==> flow/design.v <==
`default_nettype none
module as2650(
	input reset,
	output [12:0] adr,
	input [7:0] dbus_in,
	output [7:0] dbus_out,
	output oeb,
	output rw,
	output opreq,
	output wrp,
	output m_io,
	output d_c,
	input sense,
	output flag,
	input clk
);
	reg [7:0] r0;
	reg [7:0] r123[2:0];
	reg [7:0] r123_2[2:0];
	reg [14:0] pc;
	reg [7:0] psu;
	reg [7:0] psl;
	reg [7:0] ins_reg;
	reg [14:0] stack[7:0];
	reg [7:0] cycle;
	reg halted;
	reg [7:0] holding_reg;
	reg [7:0] addr_buff;
	reg [1:0] idx_ctrl;
	assign flag = psu[6];
	reg r_opreq;
	assign opreq = r_opreq;
	reg r_rw;
	assign rw = r_rw;
	reg [12:0] r_addr;
	assign adr = r_addr;
	reg r_m_io;
	assign m_io = r_m_io;
	reg r_d_c;
	assign d_c = r_d_c;
	reg r_wrp;
	assign wrp = r_wrp;
	reg [7:0] b_buf;
	assign oeb = r_rw ? 0 : 1;
	assign dbus_out = b_buf;
	wire [7:0] instr_reg = ins_reg[1:0] == 0 ? r0 : (psl[4] ? r123_2[ins_reg[1:0] - 1] : r123[ins_reg[1:0] - 1]);
	wire [7:0] instr_reg_p1 = instr_reg + 1;
	wire [7:0] instr_reg_m1 = instr_reg - 1;
	wire [14:0] branch_addr = pc + (dbus_in[6:0] >= 64 ? -(64 - (dbus_in[6:0] - 64)) : dbus_in[6:0]);
	wire carry = psl[0];
	wire overflow = psl[2];
	wire [7:0] rrr = psl[3] ? {carry, instr_reg[7:1]} : {instr_reg[0], instr_reg[7:1]};
	wire [7:0] rrl = psl[3] ? {instr_reg[6:0], carry} : {instr_reg[6:0], instr_reg[7]};
	wire [7:0] input1 = ins_reg[3:2] == 0 ? holding_reg : instr_reg;
	wire [7:0] input2 = ins_reg[3:2] == 0 ? instr_reg : holding_reg;
	wire [7:0] alu_next = alu_step(input1, input2);
	wire [16:0] mul_res = r0 * (psl[4] ? r123_2[0] : r123[0]);
	always @(posedge clk) begin
		if(reset) begin
			pc <= 0;
			r0 <= 0;
			r123[0] <= 0;
			r123[1] <= 0;
			r123[2] <= 0;
			r123_2[0] <= 0;
			r123_2[1] <= 0;
			r123_2[2] <= 0;
			psu <= 0;
			psl <= 0;
			cycle <= 0;
			r_opreq <= 0;
			r_rw <= 0;
			r_addr <= 0;
			r_m_io <= 1;
			r_d_c <= 0;
			r_wrp <= 0;
			halted <= 0;
			idx_ctrl <= 0;
			b_buf <= 0;
		end else if(!halted) begin
			psu[7] <= sense;
			cycle <= cycle + 1;
			if(cycle == 0) begin  
				idx_ctrl <= 0;
				r_m_io <= 1;
				r_opreq <= 1;
				r_rw <= 0;
				r_addr <= pc[12:0];
				pc <= pc + 1;
			end else if(cycle == 1) begin  
				ins_reg <= dbus_in;
				r_opreq <= 0;
			end else begin
				if(ins_reg[4]) begin
					if(ins_reg[3]) begin
						if(ins_reg == 'h9B || ins_reg == 'hBB) begin
							if(cycle == 2) begin  
								pc <= pc + 1;
								r_addr <= pc[12:0];
								r_opreq <= 1;
								r_rw <= 0;
							end else if(cycle == 3) begin  
								if(dbus_in[7]) begin  
									r_addr <= branch_addr[12:0];
									r_opreq <= 1;
									r_rw <= 0;
									cycle <= 8;
									ins_reg <= ins_reg == 'h9B ? 'h1B : 'h3B;
								end else begin  
									pc <= {1'b0, 1'b0, branch_addr[12:0]};
									r_opreq <= 0;
									cycle <= 0;
								end
							end
						end else if(ins_reg == 'h9F || ins_reg == 'hBF) begin
							if(cycle == 2) begin
								pc <= pc + 1;
								r_addr <= pc;
								r_opreq <= 1;
								r_rw <= 0;
							end else if(cycle == 3) begin
								addr_buff <= dbus_in;
								pc <= pc + 1;
								r_addr <= pc;
							end else if(cycle == 4) begin
								if(ins_reg == 'hBF) begin
									stack[psu[2:0]] <= pc;
									psu[2:0] <= psu[2:0] + 1;
								end
								if(addr_buff[7]) begin  
									r_addr <= {addr_buff[4:0], dbus_in};
								end else begin  
									r_opreq <= 0;
									pc <= {addr_buff[4:0], dbus_in} + (psl[4] ? r123_2[2] : r123[2]);
									cycle <= 0;
								end
							end else if(cycle == 5) begin
								addr_buff <= dbus_in;
								r_addr <= r_addr + 1;
							end else if(cycle == 6) begin
								pc <= {addr_buff[6:0], dbus_in};
								r_opreq <= 0;
								cycle <= 0;
							end
						end else begin
							if(cycle == 2) begin
								if(ins_reg[7:4] == 'h5 || ins_reg[7:4] == 'h7 || ins_reg[7:4] == 'hD || ins_reg[7:4] == 'hF) begin
									write_reg(ins_reg[7:4] == 'hD ? instr_reg_p1 : (ins_reg[7:4] == 'hF ? instr_reg_m1 : instr_reg), ins_reg[1:0]);
									if((ins_reg[7:4] == 'hD ? instr_reg_p1 : (ins_reg[7:4] == 'hF ? instr_reg_m1 : instr_reg)) == 0) begin  
										pc <= pc + (ins_reg[2] ? 2 : 1);
										cycle <= 0;
									end else begin
										pc <= pc + 1;
										r_addr <= pc;
										r_opreq <= 1;
										r_rw <= 0;
									end
								end else begin
									if(
										((ins_reg[7:4] == 'h1 || ins_reg[7:4] == 'h3)
										&&
										(ins_reg[1:0] != 'b11 && ins_reg[1:0] != psl[7:6]))
										||
										((ins_reg[7:4] == 'h9 || ins_reg[7:4] == 'hB)
										&&
										(ins_reg[1:0] == psl[7:6]))
										) begin  
										pc <= pc + (ins_reg[2] ? 2 : 1);
										cycle <= 0;
									end else begin
										pc <= pc + 1;
										r_addr <= pc;
										r_opreq <= 1;
										r_rw <= 0;
									end
								end
							end else if(cycle == 3) begin
								if(!ins_reg[2]) begin  
									if(dbus_in[7]) begin  
										r_addr <= branch_addr[12:0];
										cycle <= 8;
									end else begin  
										push_stack();
										pc <= branch_addr[12:0];
										r_opreq <= 0;
										cycle <= 0;
									end
								end else begin  
									addr_buff <= dbus_in;
									pc <= pc + 1;
									r_addr <= pc;
								end
							end else if(cycle == 4) begin  
								if(addr_buff[7]) begin  
									r_addr <= {addr_buff[4:0], dbus_in};
									cycle <= 8;
								end else begin  
									push_stack();
									pc <= {addr_buff[6:0], dbus_in};
									r_opreq <= 0;
									cycle <= 0;
								end
							end else if(cycle == 8) begin  
								addr_buff <= dbus_in;
								r_addr <= r_addr + 1;
							end else if(cycle == 9) begin  
								push_stack();
								pc <= {dbus_in[4:0], addr_buff};
								r_opreq <= 0;
								cycle <= 0;
							end
						end
					end else begin
						if((ins_reg[7:4] == 'h1 || ins_reg[7:4] == 'h3) && ins_reg[2]) begin
							if(cycle == 2) begin
								if(ins_reg[1:0] == 'b11 || ins_reg[1:0] == psl[7:6]) begin  
									pc <= stack[psu[2:0] - 3'd1];
									psu[2:0] <= psu[2:0] - 1;
									if(ins_reg[7:4] == 'h3) begin  
										psu[5] <= 0;
									end
									cycle <= 0;
								end else begin  
									cycle <= 0;
								end
							end
						end else if((ins_reg[7:4] == 'h3 || ins_reg[7:4] == 'h7) && !ins_reg[2]) begin
							if(cycle == 2) begin
								r_opreq <= 1;
								r_rw <= 0;
								r_m_io <= 0;
								r_d_c <= ins_reg[7:4] == 'h7 ? 1 : 0;
							end else if(cycle == 3) begin
								set_cc_for(dbus_in);
								write_reg(dbus_in, ins_reg[1:0]);
								r_opreq <= 0;
								r_m_io <= 1;
								cycle <= 0;
							end
						end else if((ins_reg[7:4] == 'hB || ins_reg[7:4] == 'hF) && !ins_reg[2]) begin
							if(cycle == 2) begin
								r_opreq <= 1;
								r_rw <= 1;
								b_buf <= instr_reg;
								r_m_io <= 0;
								r_d_c <= ins_reg[7:4] == 'hF ? 1 : 0;
							end else if(cycle == 3) begin
								r_wrp <= 1;
							end else if(cycle == 4) begin
								r_wrp <= 0;
								r_opreq <= 0;
								r_rw <= 0;
								r_m_io <= 1;
								cycle <= 0;
							end
						end else if(ins_reg[7:4] == 'h5 && !ins_reg[2]) begin
							if(cycle == 2) begin
								if(psl[3]) begin
									psl[0] <= instr_reg[0];
									psl[5] <= instr_reg[6];
								end
								set_cc_for(rrr);
								write_reg(rrr, ins_reg[1:0]);
								cycle <= 0;
							end
						end else if(ins_reg[7:4] == 'hD && !ins_reg[2]) begin
							if(cycle == 2) begin
								if(psl[3]) begin
									psl[0] <= instr_reg[7];
									psl[5] <= instr_reg[4];
								end
								set_cc_for(rrl);
								write_reg(rrl, ins_reg[1:0]);
								cycle <= 0;
							end
						end else if(ins_reg[7:4] >= 'h94 && ins_reg[7:4] <= 'h97) begin  
							if(cycle == 2) begin
								write_reg(instr_reg + (psl[0] ? 0 : 'hA0) + (psl[5] ? 0 : 'h0A), ins_reg[1:0]);
								cycle <= 0;
							end
						end else begin
							if(cycle == 2) begin
								if(ins_reg == 'h90) begin  
									if(psl[4]) begin
										r123_2[1] <= mul_res[7:0];
										r123_2[2] <= mul_res[15:8];
									end else begin
										r123[1] <= mul_res[7:0];
										r123[2] <= mul_res[15:8];
									end
									cycle <= 0;
								end else if(ins_reg == 'h91) begin  
									if(psl[4]) begin
										r0 <= r123_2[0];
										r123_2[0] <= r0;
									end else begin
										r0 <= r123[0];
										r123[0] <= r0;
									end
									cycle <= 0;
								end else if(ins_reg == 'h10) begin  
									r0 <= stack[psu[2:0] - 3'd1][7:0];
									if(psl[4]) begin
										r123_2[0] <= stack[psu[2:0] - 3'd1][14:8];
									end else begin
										r123[0] <= stack[psu[2:0] - 3'd1][14:8];
									end
									psu[2:0] <= psu[2:0] - 1;
									cycle <= 0;
								end else if(ins_reg == 'h11) begin  
									stack[psu[2:0] - 3'd1][7:0] <= r0;
									if(psl[4]) begin
										stack[psu[2:0]][14:8] <= r123_2[0];
									end else begin
										stack[psu[2:0]][14:8] <= r123[0];
									end
									psu[2:0] <= psu[2:0] + 1;
									cycle <= 0;
								end else if(ins_reg == 'h12) begin
									r0 <= psu;
									set_cc_for(r0);
									cycle <= 0;
								end else if(ins_reg == 'h13) begin
									r0 <= psl;
									set_cc_for(r0);
									cycle <= 0;
								end else if(ins_reg == 'h92) begin
									psu <= r0;
								end else if(ins_reg == 'h93) begin
									psl <= r0;
								end else begin
									r_rw <= 0;
									r_opreq <= 1;
									pc <= pc + 1;
									r_addr <= pc;
								end
							end else if(cycle == 3) begin
								if(ins_reg == 'h74) begin
									psu <= psu & ~dbus_in;
								end else if(ins_reg == 'h75) begin
									psl <= psl & ~dbus_in;
								end else if(ins_reg == 'h76) begin
									psu <= psu | dbus_in;
								end else if(ins_reg == 'h77) begin
									psl <= psl | dbus_in;
								end else if(ins_reg == 'hB4 || ins_reg == 'hB6) begin
									psl[7:6] <= (psu & dbus_in) == dbus_in ? 0 : 2;
								end else if(ins_reg == 'hB5 || ins_reg == 'hB7) begin
									psl[7:6] <= (psl & dbus_in) == dbus_in ? 0 : 2;
								end else if(ins_reg >= 'hF4 && ins_reg <= 'hF7) begin  
									psl[7:6] <= (instr_reg & dbus_in) == dbus_in ? 0 : 2;
								end
								r_opreq <= 0;
								cycle <= 0;
							end
						end
					end
				end else begin
					if(cycle == 2) begin
						if(ins_reg == 'h40) begin  
							halted <= 1;
							cycle <= 0;
						end else if(ins_reg == 'hC0) begin  
							cycle <= 0;
						end else begin
							if(ins_reg[3:2] == 0) begin  
								if(ins_reg[7:4] == 0) begin  
									r0 <= instr_reg;
									set_cc_for(instr_reg);
									cycle <= 0;
								end else if(ins_reg[7:4] == 'hC && ins_reg[3:2] == 0) begin  
									write_reg(r0, ins_reg[1:0]);
									set_cc_for(r0);
									cycle <= 0;
								end else begin  
									holding_reg <= r0;
									cycle <= 4;
								end
							end else begin
								r_opreq <= 1;
								r_rw <= 0;
								r_addr <= pc[12:0];
								pc <= pc + 1;
								if(ins_reg[3:2] == 1) begin
									cycle <= 3;
								end else if(ins_reg[3:2] == 2) begin
									cycle <= 'b10_000000;
								end else if(ins_reg[3:2] == 3) begin
									cycle <= 'b11_000000;
								end
							end
						end
					end else if(cycle == 3) begin
						r_opreq <= 0;
						holding_reg <= dbus_in;
					end else if(cycle == 4) begin
						if(ins_reg[7:5] == 7) begin
							if(psl[1]) begin
								psl[7:6] <= input1 > input2 ? 'b01 : (input1 < input2 ? 'b10 : 'b00);
							end else begin
								psl[7:6] <= input1[7] == input2[7] ? (input1 > input2 ? 'b01 : (input1 < input2 ? 'b10 : 'b00)) : (input1[7] ? 'b10 : 'b01);
							end
						end else begin
							set_cc_for(alu_next);
							write_reg(alu_next, idx_ctrl != 0 || ins_reg[3:2] == 0 ? 0 : ins_reg[1:0]);
							if(ins_reg[7:5] == 4 || ins_reg[7:5] == 5) begin
								psl[5] <= alu_next[4];
								psl[2] <= input1[7] == input2[7] && alu_next[7] != input1[7];
								psl[0] <= alu_next < input1;
							end
						end
						r_opreq <= 0;
						cycle <= 0;
					end
					else if(cycle == 8) begin
						if(ins_reg >= 'hC4 && ins_reg <= 'hC7) begin
							cycle <= 0;
						end else begin
							r_wrp <= 1;
						end
					end else if(cycle == 9) begin
						r_rw <= 0;
						r_wrp <= 0;
						r_opreq <= 0;
						cycle <= 0;
					end
					else if(cycle == 'b10_000000) begin
						cycle <= dbus_in[7] ? 'b01_000000 : (ins_reg[7:5] == 6 ? 8 : 3);  
						r_addr <= pc[12:0] + 1 + (dbus_in[6:0] >= 64 ? -(64 - (dbus_in[6:0] - 64)) : dbus_in[6:0]);  
						if(!dbus_in[7]) begin
							setup_read();
						end
					end
					else if(cycle == 'b11_000000) begin
						addr_buff <= dbus_in;  
						r_addr <= r_addr + 1;  
						pc <= pc + 1;
					end else if(cycle == 'b11_000001) begin
						cycle <= addr_buff[7] ? 'b01_000000 : (ins_reg[7:5] == 6 ? 8 : 3);  
						idx_ctrl <= addr_buff[6:5];
						if(!addr_buff[7]) begin
							if(addr_buff[6:5] == 0) begin
								r_addr <= {addr_buff[4:0], dbus_in};
							end else begin
								r_addr <= {addr_buff[4:0], dbus_in} + (addr_buff[6:5] == 1 ? instr_reg_p1 : (addr_buff[6:5] == 2 ? instr_reg_m1 : instr_reg));
								write_reg(addr_buff[6:5] == 1 ? instr_reg_p1 : (addr_buff[6:5] == 2 ? instr_reg_m1 : instr_reg), ins_reg[1:0]);
							end
							setup_read();
						end else begin
							r_addr <= {addr_buff[4:0], dbus_in};
						end
					end
					else if(cycle == 'b01_000000) begin
						addr_buff <= dbus_in;  
						r_addr <= r_addr + 1;  
					end else if(cycle == 'b01_000001) begin
						if(idx_ctrl == 0) begin
							r_addr <= {addr_buff[4:0], dbus_in};
						end else begin
							r_addr <= {addr_buff[4:0], dbus_in} + (idx_ctrl[1:0] == 1 ? instr_reg_p1 : (idx_ctrl[1:0] == 2 ? instr_reg_m1 : instr_reg));
							write_reg(idx_ctrl[1:0] == 1 ? instr_reg_p1 : (idx_ctrl[1:0] == 2 ? instr_reg_m1 : instr_reg), ins_reg[1:0]);
						end
						cycle <= ins_reg[7:5] == 6 ? 8 : 3;  
						setup_read();
					end
				end
			end
		end
	end
	task write_reg(input [7:0] data, input [1:0] r_addr);
		begin
			if(r_addr == 0) begin
				r0 <= data;
			end else begin
				if(psl[4]) begin
					r123_2[r_addr - 1] <= data;
				end else begin
					r123[r_addr - 1] <= data;
				end
			end
		end
	endtask
	task push_stack();
		begin
			if(ins_reg[7:4] == 'h3 || ins_reg[7:4] == 'h7 || ins_reg[7:4] == 'hB) begin
				stack[psu[2:0]] <= pc;
				psu[2:0] <= psu[2:0] + 1;
			end
		end
	endtask
	task set_cc_for(input [7:0] val);
		begin
			psl[7:6] <= val > 127 ? 'b10 : (val != 0 ? 'b01 : 'b00);
		end
	endtask
	task setup_read();
		begin
			if(ins_reg[7:4] == 'hC) begin
				r_rw <= 1;
				b_buf <= addr_buff[6:5] != 0 ? r0 : instr_reg;  
				cycle <= 8;
			end
		end
	endtask
	function [7:0] alu_step(input [7:0] input1, input [7:0] input2);
		begin
			if(ins_reg[7:5] == 1) begin
				alu_step = input1 ^ input2;
			end else if(ins_reg[7:5] == 2) begin
				alu_step = input1 & input2;
			end else if(ins_reg[7:5] == 3) begin
				alu_step = input1 | input2;
			end else if(ins_reg[7:5] == 4) begin
				alu_step = input1 + input2 + (psl[3] && psl[0]);
			end else if(ins_reg[7:5] == 5) begin
				alu_step = input1 + ~input2 + (!psl[3] || psl[0]);
			end else begin
				alu_step = input2;
			end
		end
	endfunction
endmodule
# == Step by step through the tools: as2650 ==
# Each step is given for the RTL above and for the edited RTL.
# "before" refers to lines of the RTL above, "after" to lines of the edited file.
# "change": "after" minus "before" as printed here. "rel_change_pct": 100 x difference / "before".
# Operators carry their Yosys type and port widths (W data, S select, Z words).
# Cell names lack the library's common part.
# The mark - stands for no value.
# inputs
design,as2650
clock_port,clk
lib,sky130hd
corner,tt_025C_1v80

# == Edit of the RTL ==
# Unified diff, file above to edited file.
# The edit is scripted: it alters the design's behaviour and was not made to optimise anything.
# begin of diff
@@ -426,5 +426,5 @@
 					end
 					else if(cycle == 'b10_000000) begin
-						cycle <= dbus_in[7] ? 'b01_000000 : (ins_reg[7:5] == 6 ? 8 : 3);  
+						cycle <= (ins_reg[7:5] == 6 ? 8 : 3);  
 						r_addr <= pc[12:0] + 1 + (dbus_in[6:0] >= 64 ? -(64 - (dbus_in[6:0] - 64)) : dbus_in[6:0]);  
 						if(!dbus_in[7]) begin
# end of diff

# == Word level ==
# Yosys after proc, flatten, opt, wreduce and memory -nomap, before mapping. Memory bits, and registers merged into a memory's read port (data or address), are not among the register bits. Print and check cells are not counted.
# Memory sizes are those after Yosys's memory passes, which may raise the word count (mostly to a power of two), join words into wider ones and drop unused or constant bits.
# word_totals
element,before,after,change,rel_change_pct
n_memories,3,3,0,0.00
ramBits,184,184,0,0.00
regBits,100,100,0,0.00
word_cells,2238,2236,-2,-0.09
input_bits,11,11,0,0.00
# classes
element,before,after,change,rel_change_pct
n_eq,330,330,0,0.00
bitwise,45,45,0,0.00
reduce_and_logical,101,101,0,0.00
mux,1688,1686,-2,-0.12
n_mul,1,1,0,0.00
compare,16,16,0,0.00
addsub,26,26,0,0.00
# ops
cell,before,after,change,rel_change_pct
$mux W8,585,582,-3,-0.51
$mux W4,5,6,1,20.00
# Unchanged operator kinds not shown: 123.

# == Logic depth ==
# Yosys ltp: most cells in a row. Word level: on the elaborated netlist, between registers, memories and ports. Mapped: between sequential cells and ports; inverters and the memories' decode and read muxes count.
# logic_depth
element,before,after,change,rel_change_pct
ltp_word,25,25,0,0.00
ABC_AREA,0,0,-,-
depth_mapped,26,30,4,15.38
mapped_depth_nobuf,22,24,2,9.09

# == Synthesis result ==
# The flow's flattened synthesis, as Yosys stat reports it; memories are mapped. The netlist is that of the ABC_AREA named above (0 if unset); the other value can give another one.
# mapped
element,before,after,change,rel_change_pct
sequential_area_um2,7767.4,7767.4,0.0,0.00
area_um2,29045.4,29467.0,421.6,1.45
ffs,284,284,0,0.00
mapped_cells,3609,3789,180,4.99
# types
type,before,after,change,rel_change_pct
nor2_1,337,398,61,18.10
mux2i_1,97,158,61,62.89
o21ai_0,225,275,50,22.22
o22ai_1,83,126,43,51.81
mux4_2,37,7,-30,-81.08
nor3_1,77,102,25,32.47
inv_1,171,151,-20,-11.70
nand2_1,390,409,19,4.87
nor4_1,42,26,-16,-38.10
and3_1,27,42,15,55.56
nand3_1,95,109,14,14.74
o21bai_1,23,9,-14,-60.87
buf_2,4,17,13,325.00
o211ai_1,54,43,-11,-20.37
o221ai_1,44,34,-10,-22.73
a22o_1,16,6,-10,-62.50
a211o_1,6,15,9,150.00
nand4_1,32,40,8,25.00
# Unchanged cell types not shown: 12.
# The list need not be complete.

# == Timing after synthesis ==
# OpenSTA on the mapped netlist: ideal clock, no wires. The path of least setup slack (recovery checks aside). Input and output delay are each 20% of the period. Register names are those of the netlist, which keeps one name where synthesis merged equal registers.
# synth_timing
element,before,after,change,rel_change_pct
kind,flip-flop to flip-flop,flip-flop to flip-flop,-,-
from,register ins_reg[0],register (name not given),-,-
to,register (name not given),memory r123[2][6],-,-
setup_ps,95,281,186,-
path_delay_ps,6258,5681,-577,-9.22
slack_ps,1741,2319,578,-
n_path_buf,7,3,-4,-57.14
clock_period_ps,8000,8000,0,0.00
t_required_ps,7905,7719,-186,-2.35
arrival_time_ps,6163,5400,-763,-12.38
driving_pins,24,23,-1,-4.17
synth_period_reached_ps,6259,5681,-578,-9.23
# "path_delay_ps" is the arrival time less input delay plus setup time.
# "driving_pins": output pins that drive a net of the path, with the launching flip-flop's if there is one; two outputs of one cell count as two.
# "synth_period_reached_ps" is the clock period less the worst setup slack; recovery checks do not enter. This is arithmetic on one report: input and output delays are still those of the set period (20% each).
# synth_between_before
path_cell_list,edfxtp_1 buf_6 clkbuf_1 inv_1 ha_1 buf_2 buf_4 buf_1 mux4_2 a221oi_2 clkbuf_1 ha_1 clkbuf_1 or3_1 o32a_1 o21ai_0 mux2i_1 a2bb2oi_1 inv_1 ha_1 nand4_1 o21ai_0 or4_1 a221oi_1
# synth_lines_before
element,line,rtl
"start, declared",23,reg [7:0] ins_reg;
"start, assigned",91,ins_reg <= dbus_in;
"start, assigned",108,ins_reg <= ins_reg == 'h9B ? 'h1B : 'h3B;
# before: Chain of elaborated cells between the ends: none given.
# synth_between_after
path_cell_list,dfxtp_1 buf_2 buf_1 clkbuf_1 mux2_2 and2_1 fa_1 inv_1 fa_1 inv_1 fa_1 fa_1 ha_1 inv_1 o21bai_1 a21oi_1 o21bai_1 a21oi_1 o211ai_1 a21o_1 a21oi_1 xor2_1 o22ai_1
# synth_lines_after
element,line,rtl
"end, declared",18,reg [7:0] r123[2:0];
# after: Chain of elaborated cells between the ends: none given.

# == Worst path after layout ==
# Path of least setup slack in the final report of the runs of pair 1 (OpenROAD, finished layout, wires in). Where an end is a register, its clock arrival counts in the times.
# The path's times are printed in steps of 10 ps; the period is the one set.
# layout_timing
element,before,after,change,rel_change_pct
kind,flip-flop to flip-flop,flip-flop to flip-flop,-,-
from,register ins_reg[1],register ins_reg[1],-,-
to,register r_addr[8],register r_addr[10],-,-
clock_period_ps,8000,8000,0,0.00
slack_ps,930,1260,330,-
setup_ps,140,140,0,-
arrival_time_ps,7520,7200,-320,-4.26
driving_pins,25,20,-5,-20.00
t_required_ps,8450,8450,0,0.00
n_path_buf,3,1,-2,-66.67
# Between the ends stands the longest chain of elaborated cells between them, by number of cells; it is not shown to be the way that was timed. Of several equally long chains one is given.
# A line is the first line of the expression or statement that the cell stems from. Yosys adds cells for indexed reads and writes and turns some case tables into memories.
# The chain passes a memory read, where the word-level depth is cut; so it can be longer than that depth.
# At most two assigning lines are given for a register; there are more.
# layout_between_before
path_cell_list,edfxtp_1 inv_1 ha_1 buf_4 mux2i_1 o22ai_1 nor3_2 buf_4 inv_1 buf_4 ha_1 o311ai_2 nor3_1 a22oi_1 xnor2_1 inv_1 ha_1 inv_1 o21bai_1 a21oi_1 nor2_1 o221ai_1 nand3_1 a222oi_1 a211oi_1
elab_chain_cells,22
cone_cells,96
cone_classes,5 x add/sub; 32 x eq/ne; 48 x mux; 9 x reduce/logical; 2 x memory
# layout_lines_before
element,line,rtl
"start, declared",23,reg [7:0] ins_reg;
"start, assigned",91,ins_reg <= dbus_in;
"start, assigned",108,ins_reg <= ins_reg == 'h9B ? 'h1B : 'h3B;
$sub A2 B1 Y2,46,wire [7:0] instr_reg = ins_reg[1:0] == 0 ? r0 : (psl[4] ? r123_2[ins_reg[1:0] - 1] : r123[ins_reg[1:0] - 1]);
$mem_v2 Z4 W8,18,reg [7:0] r123[2:0];
$mux W8 (2 in a row),46,
$sub A8 B1 Y8,48,wire [7:0] instr_reg_m1 = instr_reg - 1;
$mux W8 (2 in a row),460,"r_addr <= {addr_buff[4:0], dbus_in} + (idx_ctrl[1:0] == 1 ? instr_reg_p1 : (idx_ctrl[1:0] == 2 ? instr_reg_m1 ..."
$add A13 B8 Y13,460,
$mux W13,457,if(idx_ctrl == 0) begin
[... 6 more ...],-,
$mux W13,415,else if(cycle == 8) begin
$mux W13,396,end else if(cycle == 4) begin
$mux W13,393,end else if(cycle == 3) begin
$mux W13,359,if(cycle == 2) begin
$mux W13,94,if(ins_reg[4]) begin
$mux W13,90,end else if(cycle == 1) begin
$mux W13,83,if(cycle == 0) begin
"end, assigned",88,r_addr <= pc[12:0];
"end, assigned",99,r_addr <= pc[12:0];
"end, declared",35,reg [12:0] r_addr;
# layout_between_after
path_cell_list,edfxtp_1 inv_1 ha_1 mux2i_1 nor2_1 nor3_4 inv_2 nor4_1 a22oi_1 xnor2_1 ha_1 o21ai_0 a211oi_1 xnor2_1 nor2_1 a2111oi_0 buf_4 a211oi_1 a221oi_1 a211oi_1
elab_chain_cells,22
cone_cells,96
cone_classes,5 x add/sub; 32 x eq/ne; 48 x mux; 9 x reduce/logical; 2 x memory
# layout_lines_after
element,line,rtl
"start, declared",23,reg [7:0] ins_reg;
"start, assigned",91,ins_reg <= dbus_in;
"start, assigned",108,ins_reg <= ins_reg == 'h9B ? 'h1B : 'h3B;
$sub A2 B1 Y2,46,wire [7:0] instr_reg = ins_reg[1:0] == 0 ? r0 : (psl[4] ? r123_2[ins_reg[1:0] - 1] : r123[ins_reg[1:0] - 1]);
$mem_v2 Z4 W8,18,reg [7:0] r123[2:0];
$mux W8 (2 in a row),46,
$sub A8 B1 Y8,48,wire [7:0] instr_reg_m1 = instr_reg - 1;
$mux W8 (2 in a row),460,"r_addr <= {addr_buff[4:0], dbus_in} + (idx_ctrl[1:0] == 1 ? instr_reg_p1 : (idx_ctrl[1:0] == 2 ? instr_reg_m1 ..."
$add A13 B8 Y13,460,
$mux W13,457,if(idx_ctrl == 0) begin
[... 6 more ...],-,
$mux W13,415,else if(cycle == 8) begin
$mux W13,396,end else if(cycle == 4) begin
$mux W13,393,end else if(cycle == 3) begin
$mux W13,359,if(cycle == 2) begin
$mux W13,94,if(ins_reg[4]) begin
$mux W13,90,end else if(cycle == 1) begin
$mux W13,83,if(cycle == 0) begin
"end, assigned",88,r_addr <= pc[12:0];
"end, assigned",99,r_addr <= pc[12:0];
"end, declared",35,reg [12:0] r_addr;

# == Measured runs ==
# Both versions went through the flow (Yosys, OpenROAD) with the same settings in each pair. Constraints: input delay and output delay 20% of the set period each, output load 0.01 pF.
# settings_pair_1
period_ns,8.0
CAP_MARGIN,20
CORE_MARGIN,2
CORE_UTILIZATION,40
SLEW_MARGIN,20
# results_pair_1
element,before,after,change,rel_change_pct
design_die_area_um2,74785.8,75853.4,1067.6,1.43
holdWs_ps,494,493,-1,-
synthesis_area_um2,29045.4,29467.0,421.6,1.45
totalPower_uw,8868,8617,-251,-2.83
finish.stdcell_area_um2,32010.7,31894.3,-116.4,-0.36
setup_ws_ps,932,1256,324,-
# settings_pair_2
CAP_MARGIN,15
CELL_PAD_IN_SITES_DETAIL_PLACEMENT,0
CELL_PAD_IN_SITES_GLOBAL_PLACEMENT,1
CORE_ASPECT_RATIO,1.93
CORE_UTILIZATION,24
CTS_CLUSTER_DIAMETER,240
HOLD_SLACK_MARGIN,0.17
SETUP_SLACK_MARGIN,-0.03
period_ns,4.95
CORE_MARGIN,2
SLEW_MARGIN,20
# results_pair_2
element,before,after,change,rel_change_pct
design_die_area_um2,123973.0,125750.0,1777.0,1.43
holdWs_ps,507,507,0,-
synthesis_area_um2,29045.4,29467.0,421.6,1.45
totalPower_uw,17737,16809,-928,-5.23
finish.stdcell_area_um2,39250.1,38602.0,-648.1,-1.65
setup_ws_ps,-188,-85,103,-
# "totalPower_uw": no workload was simulated; the value follows from the tool's default switching activity.
